==> flow/design.v <==
module slave_apb ( 
                   output reg [ 8-1 : 0 ]   prdata, 			 
                   output reg                         pready, 			 
                   output reg                         pslverr,			 
		   input                	      penable,                   
                   input                	      pwrite, 			 
                   input 	         	      psel,  			 
                   input                              pclk,   			 
                   input                	      presetn, 			 
                   input      [ 8-1 : 0 ]   paddr,  			 
                   input      [ 8-1 : 0 ]   pwdata 			 
                   );
  parameter         IDLE    = 2'd0;              				 
  parameter         SETUP   = 2'd1;
  parameter         ENABLE  = 2'd2;
  reg   [ 2-1 : 0 ]   pre_state;   					 
  reg   [ 2-1 : 0 ]   nxt_state;
  reg   [ 8-1 : 0 ]    mem [ 0 : 200 ]; 		 
  reg   [ 8-1 : 0 ]    prdata_c;
  reg pready_c;
  reg pslverr_c;
  reg mem_we_c;
  always @ ( posedge pclk or negedge presetn )
  	begin 
    	     if ( ! presetn )
      			pre_state <= IDLE;
    	     else 
      			pre_state <= nxt_state;
  	end 
  always @ ( * ) 
  	begin
    		prdata_c   = 8'd0;
    		pslverr_c  = 1'b0;
    		pready_c   = 1'b0;
    		mem_we_c   = 1'b0;
    	 	nxt_state  = IDLE;     
		case ( pre_state )
			IDLE   : begin  
          				if ( psel == 1 ) 
            					nxt_state = SETUP;
	        			else
          				     begin
            					nxt_state = IDLE;
  	        				prdata_c = 8'd0;
          				     end
        			end  
      		      SETUP  : begin  
          				nxt_state  = ENABLE;
        			end  
		     ENABLE : begin  
				    pready_c = psel;
						if ( psel == 1 )   
              						nxt_state    = SETUP;
            					else
              						nxt_state    = IDLE; 
		      		    if(paddr <= 200)
          				begin
            					pslverr_c      = 1'b0;
	         				 if(!pwrite)      
              						prdata_c     = mem [ paddr ];
            					else 
	            					mem_we_c     = psel;
          			        end  
				else
				        pslverr_c     = psel;
        		     end  
                  default : nxt_state = IDLE;
    endcase
  end  
  always @ ( posedge pclk )
  	if ( mem_we_c )
  		mem [ paddr ] <= pwdata;
  always @ ( posedge pclk or negedge presetn)
 	 begin
    		if ( ! presetn)
    			begin
      				prdata    <= 8'b0;
      				pready    <= 1'b0;
      				pslverr   <= 1'b0;
    			end  
    	     else
    		begin
      			pready  <= pready_c;
      		   if ( ( pre_state == ENABLE ) )
      			begin
        			prdata  <= prdata_c;
        			pslverr <= pslverr_c;
      			end
    		end
  	end
endmodule
# Step by step through the tools: slave_apb
# What the tools print for slave_apb, step after step.
# Lines are those of the file above, counted from 1.
# Operators carry their Yosys type and port widths (W data, S select, Z words).
# Cell names lack the library's common part.
# Not given: --
[inputs]
top_module = "slave_apb"
clock_port = "pclk"
lib = "sky130hd"
pvt_corner = "tt_025C_1v80"

# Word-level counts
# Source: Yosys, flattened and elaborated, memories not mapped. Widths are those after wreduce; folded enables and synchronous resets count as part of the registers. Registers that Yosys merges into a memory's read port (data or address) are not register bits. Print and check cells do not count. Equal cells are merged and count once.
# Yosys's memory passes give these memory sizes; they may raise the number of words (mostly to a power of two), join words into wider ones and drop unused or constant bits.
[word_totals]
register_bits = 12
mem_bits_rw = 1608
memories = 1
input_bits = 21
out_inout_bits = 10
wordCells = 22
[op_classes]
compare = 1
equal = 2
mux = 12
reduce_and_logical = 2
[memory_table]
columns = ["name", "size", "width", "read_ports", "wr", "line_no", "source"]
rows = [
  ["mem", 201, 8, 1, 1, 18, "reg [ 8-1 : 0 ] mem [ 0 : 200 ];"],
]
[op_table]
columns = ["op", "n"]
rows = [
  ["$mux W8", 4],
  ["$le A8 B8 Y1 const B", 1],
  ["$mux W1", 7],
  ["$pmux W2 S2", 1],
  ["$eq A2 B1 Y1 const B", 1],
  ["$eq A2 B2 Y1 const B", 1],
  ["$logic_not A2 Y1", 1],
  ["$reduce_or A2 Y1", 1],
]

# Longest topological paths
# Longest topological path by Yosys (ltp), each cell counted once; first at word level (registers and memories cut), then after technology mapping (sequential cells cut; the memories' decode and read muxes count).
[depth]
depth_word = 4
ABC_AREA = 0
depth_mapped = 12
depth_no_buf = 7

# Synthesis result
# Source: synth_stat.txt of the flow (Yosys; design flattened, memories mapped). It holds for the ABC_AREA given above (unset counts as 0); a run with the other value may have another netlist.
[types]
columns = ["type", "n", "type_area_um2"]
rows = [
  ["edfxtp_1", 1608, 4.83E+04],
  ["mux4_2", 324, 7.3E+03],
  ["mux2i_1", 191, 1.91E+03],
  ["nor2_1", 217, 814.531],
  ["nand2_1", 141, 529.258],
  ["a22oi_1", 64, 480.461],
  ["dfrtp_1", 12, 300.288],
  ["clkbuf_1", 66, 247.738],
  ["a211oi_1", 32, 240.23],
  ["buf_2", 48, 240.23],
  ["a21oi_1", 46, 230.221],
  ["nor2b_1", 35, 218.96],
  ["buf_6", 19, 213.955],
  ["nand3_1", 41, 205.197],
  ["o22ai_1", 31, 193.936],
  ["buf_8", 11, 165.158],
  ["buf_4", 20, 150.144],
  ["o2111ai_1", 16, 140.134],
]
# Other cell types: 41; their cells: 188.
[synth_totals]
cells = 3110
synth_area_mm2 = 0.0635047
ff_cells = 1621

# Worst setup path after synthesis
# Path of least setup slack by OpenSTA after synthesis, without wires, with an ideal clock, recovery checks aside; 20% of the period is set as input and as output delay. Where synthesis merged equal registers, the netlist keeps one of their names.
[synth_timing]
path_kind = "input-to-reg"
start = "input port paddr[1]"
end = "memory mem[198][0]"
tclk_ns = 10.0
in_delay_ns = 2.000
setup_ns = 0.371
t_arrival_ns = 3.824
required_time_ns = 9.629
setup_slack_ns = 5.806
path_delay_ns = 2.195
driving_pins = 9
path_buffers = 6
synth_period_reached_ns = 4.194
# "path_delay_ns" = arrival - input delay + setup time.
# "driving_pins": output pins that drive a net of the path, with the launching flip-flop's if there is one; two outputs of one cell count as two.
# "synth_period_reached_ns" = period - worst setup slack (recovery checks aside). The figure is calculated, with input and output delays left at 20% of the set period.
# Between the ends stands the longest chain of elaborated cells between them, by number of cells; it is not shown to be the way that was timed. Of several equally long chains one is given.
# A line is the first line of the expression or statement that the cell stems from. Yosys adds cells for indexed reads and writes and turns some case tables into memories.
# The path ends at the enable pin of a flip-flop; only ways to that pin are counted.
[synth_via]
path_cell_list = "buf_2 > buf_2 > buf_2 > buf_6 > buf_6 > nor2b_1 > nand2_1 > clkbuf_1 > nor2_1"
elab_chain_len = 4
cone_cells = 5
cone_lines = 3
classes_between = "compare: 1; mux: 4"
[synth_lines]
columns = ["element", "line_no", "source"]
rows = [
  ["start: declaration", 10, "input [ 8-1 : 0 ] paddr,"],
  ["$le A8 B8 Y1", 56, "if(paddr <= 200)"],
  ["$mux W1", 56, ""],
  ["$mux W1", 37, "case ( pre_state )"],
  ["$mux W8", 71, "if ( mem_we_c )"],
  ["end: declaration", 18, "reg [ 8-1 : 0 ] mem [ 0 : 200 ];"],
]

# Worst path after layout
# From the final timing report of entry A: the path of least setup slack in the routed layout; clock arrival at registers is part of the times.
[layout_timing]
path_kind = "input-to-reg"
start = "input port paddr[3]"
end = "memory mem[172][5]"
tclk_ns = 4.3
in_delay_ns = 0.86
setup_ns = 0.37
t_arrival_ns = 4.43
required_time_ns = 4.75
setup_slack_ns = 0.32
driving_pins = 8
path_buffers = 5
# Between the ends stands the longest chain of elaborated cells between them, by number of cells; it is not shown to be the way that was timed. Of several equally long chains one is given.
# The path ends at the enable pin of a flip-flop; only ways to that pin are counted.
[layout_via]
path_cell_list = "clkdlybuf4s50_1 > buf_2 > and2_1 > clkbuf_2 > nand2_1 > clkbuf_2 > buf_12 > nor2_1"
elab_chain_len = 4
cone_cells = 5
cone_lines = 3
classes_between = "compare: 1; mux: 4"
[layout_lines]
columns = ["element", "line_no", "source"]
rows = [
  ["start: declaration", 10, "input [ 8-1 : 0 ] paddr,"],
  ["$le A8 B8 Y1", 56, "if(paddr <= 200)"],
  ["$mux W1", 56, ""],
  ["$mux W1", 37, "case ( pre_state )"],
  ["$mux W8", 71, "if ( mem_we_c )"],
  ["end: declaration", 18, "reg [ 8-1 : 0 ] mem [ 0 : 200 ];"],
]

Subject: flow runs of slave_apb

Hi,

Module slave_apb, platform sky130hd: 3 stored runs of the flow (Yosys, OpenROAD) with differing settings, in no particular order. Input and output delays are each 20% of the period that was set; the output load is 0.01 pF.
By "period_less_ws_ns" is meant the clock period of the run minus its worst setup slack. This is arithmetic on one report: input and output delays are still those of the set period (20% each).
"critical_path_time_ns" is the time allowed to the run's worst setup path (the clock period less input and output delay, where it has them) less its slack. Clock arrival times count: a late capture clock shortens it, a late launch clock lengthens it.
By "power_total_uw" is meant OpenSTA's value without simulated activity: inputs other than the clock are taken to toggle once in ten clock periods, and the tool carries that through the logic.

# entry A
==> flow/run.sh <==
#!/bin/bash
# the make line also repeats the synthesis and layout settings of config.mk as NAME=value (left out here)
make -C /OpenROAD-flow-scripts/flow DESIGN_CONFIG=/design/flow/config.mk WORK_HOME=/design/flow/orfs CLKGATE_MAP_FILE= finish
==> flow/config.mk <==
export PLATFORM = sky130hd
export DESIGN_NAME = slave_apb
export DESIGN_NICKNAME = slave_apb
export VERILOG_FILES = /design/flow/design.v
export SDC_FILE = /design/flow/constraint.sdc
export NUM_CORES = 4
export LEC_CHECK = 0
export CAP_MARGIN = 20
export CELL_PAD_IN_SITES_DETAIL_PLACEMENT = 2
export CELL_PAD_IN_SITES_GLOBAL_PLACEMENT = 2
export CORE_MARGIN = 8
export CORE_UTILIZATION = 21
export CTS_CLUSTER_DIAMETER = 86
export GPL_ROUTABILITY_DRIVEN = 0
export GPL_TIMING_DRIVEN = 0
export HOLD_SLACK_MARGIN = -0.07
export PLACE_DENSITY_LB_ADDON = 0.12
export SETUP_SLACK_MARGIN = 0.38
export SLEW_MARGIN = 5
export TNS_END_PERCENT = 40
==> flow/constraint.sdc <==
create_clock -name core_clock -period 4.3 [get_ports {pclk}]
set_input_delay 0.8600 -clock core_clock [delete_from_list [all_inputs] [get_ports {pclk}]]
set_output_delay 0.8600 -clock core_clock [all_outputs]
set_load 0.01 [all_outputs]

==> entry A: results <==
design_die_area_mm2=0.320254
post_synth_area_mm2=0.0635047
power_total_uw=35642
timing.hold.ws_ns=0.359
tns_ns=0.000
layout_utilization_pct=25.4
final_cell_area_mm2=0.0765296
critical_path_time_ns=3.12
critical_path_kind="input-to-reg"
worstSetupSlack_ns=0.323
period_less_ws_ns=3.977

# entry B
==> flow/run.sh <==
#!/bin/bash
# the make line also repeats the synthesis and layout settings of config.mk as NAME=value (left out here)
make -C /OpenROAD-flow-scripts/flow DESIGN_CONFIG=/design/flow/config.mk WORK_HOME=/design/flow/orfs CLKGATE_MAP_FILE= finish
==> flow/config.mk <==
export PLATFORM = sky130hd
export DESIGN_NAME = slave_apb
export DESIGN_NICKNAME = slave_apb
export VERILOG_FILES = /design/flow/design.v
export SDC_FILE = /design/flow/constraint.sdc
export NUM_CORES = 4
export LEC_CHECK = 0
export CAP_MARGIN = 35
export CELL_PAD_IN_SITES_DETAIL_PLACEMENT = 2
export CORE_MARGIN = 4
export CORE_UTILIZATION = 40
export GPL_ROUTABILITY_DRIVEN = 0
export GPL_TIMING_DRIVEN = 1
export HOLD_SLACK_MARGIN = -0.08
export MAX_ROUTING_LAYER = met4
export MIN_ROUTING_LAYER = met2
export SETUP_SLACK_MARGIN = -0.17
export SLEW_MARGIN = 20
export TNS_END_PERCENT = 10
==> flow/constraint.sdc <==
create_clock -name core_clock -period 3.65 [get_ports {pclk}]
set_input_delay 0.7300 -clock core_clock [delete_from_list [all_inputs] [get_ports {pclk}]]
set_output_delay 0.7300 -clock core_clock [all_outputs]
set_load 0.01 [all_outputs]

==> entry B: results <==
outcome="no results, placement failed with DPL-0033"

# entry C
==> flow/run.sh <==
#!/bin/bash
# the make line also repeats the synthesis and layout settings of config.mk as NAME=value (left out here)
make -C /OpenROAD-flow-scripts/flow DESIGN_CONFIG=/design/flow/config.mk WORK_HOME=/design/flow/orfs CLKGATE_MAP_FILE= finish
==> flow/config.mk <==
export PLATFORM = sky130hd
export DESIGN_NAME = slave_apb
export DESIGN_NICKNAME = slave_apb
export VERILOG_FILES = /design/flow/design.v
export SDC_FILE = /design/flow/constraint.sdc
export NUM_CORES = 4
export LEC_CHECK = 0
export CAP_MARGIN = 35
export CELL_PAD_IN_SITES_DETAIL_PLACEMENT = 2
export CORE_MARGIN = 4
export CORE_UTILIZATION = 40
export HOLD_SLACK_MARGIN = -0.08
export MAX_ROUTING_LAYER = met4
export MIN_ROUTING_LAYER = met2
export SLEW_MARGIN = 20
==> flow/constraint.sdc <==
create_clock -name core_clock -period 3.65 [get_ports {pclk}]
set_input_delay 0.7300 -clock core_clock [delete_from_list [all_inputs] [get_ports {pclk}]]
set_output_delay 0.7300 -clock core_clock [all_outputs]
set_load 0.01 [all_outputs]

==> entry C: results <==
outcome="no results, placement failed with DPL-0033"

Regards
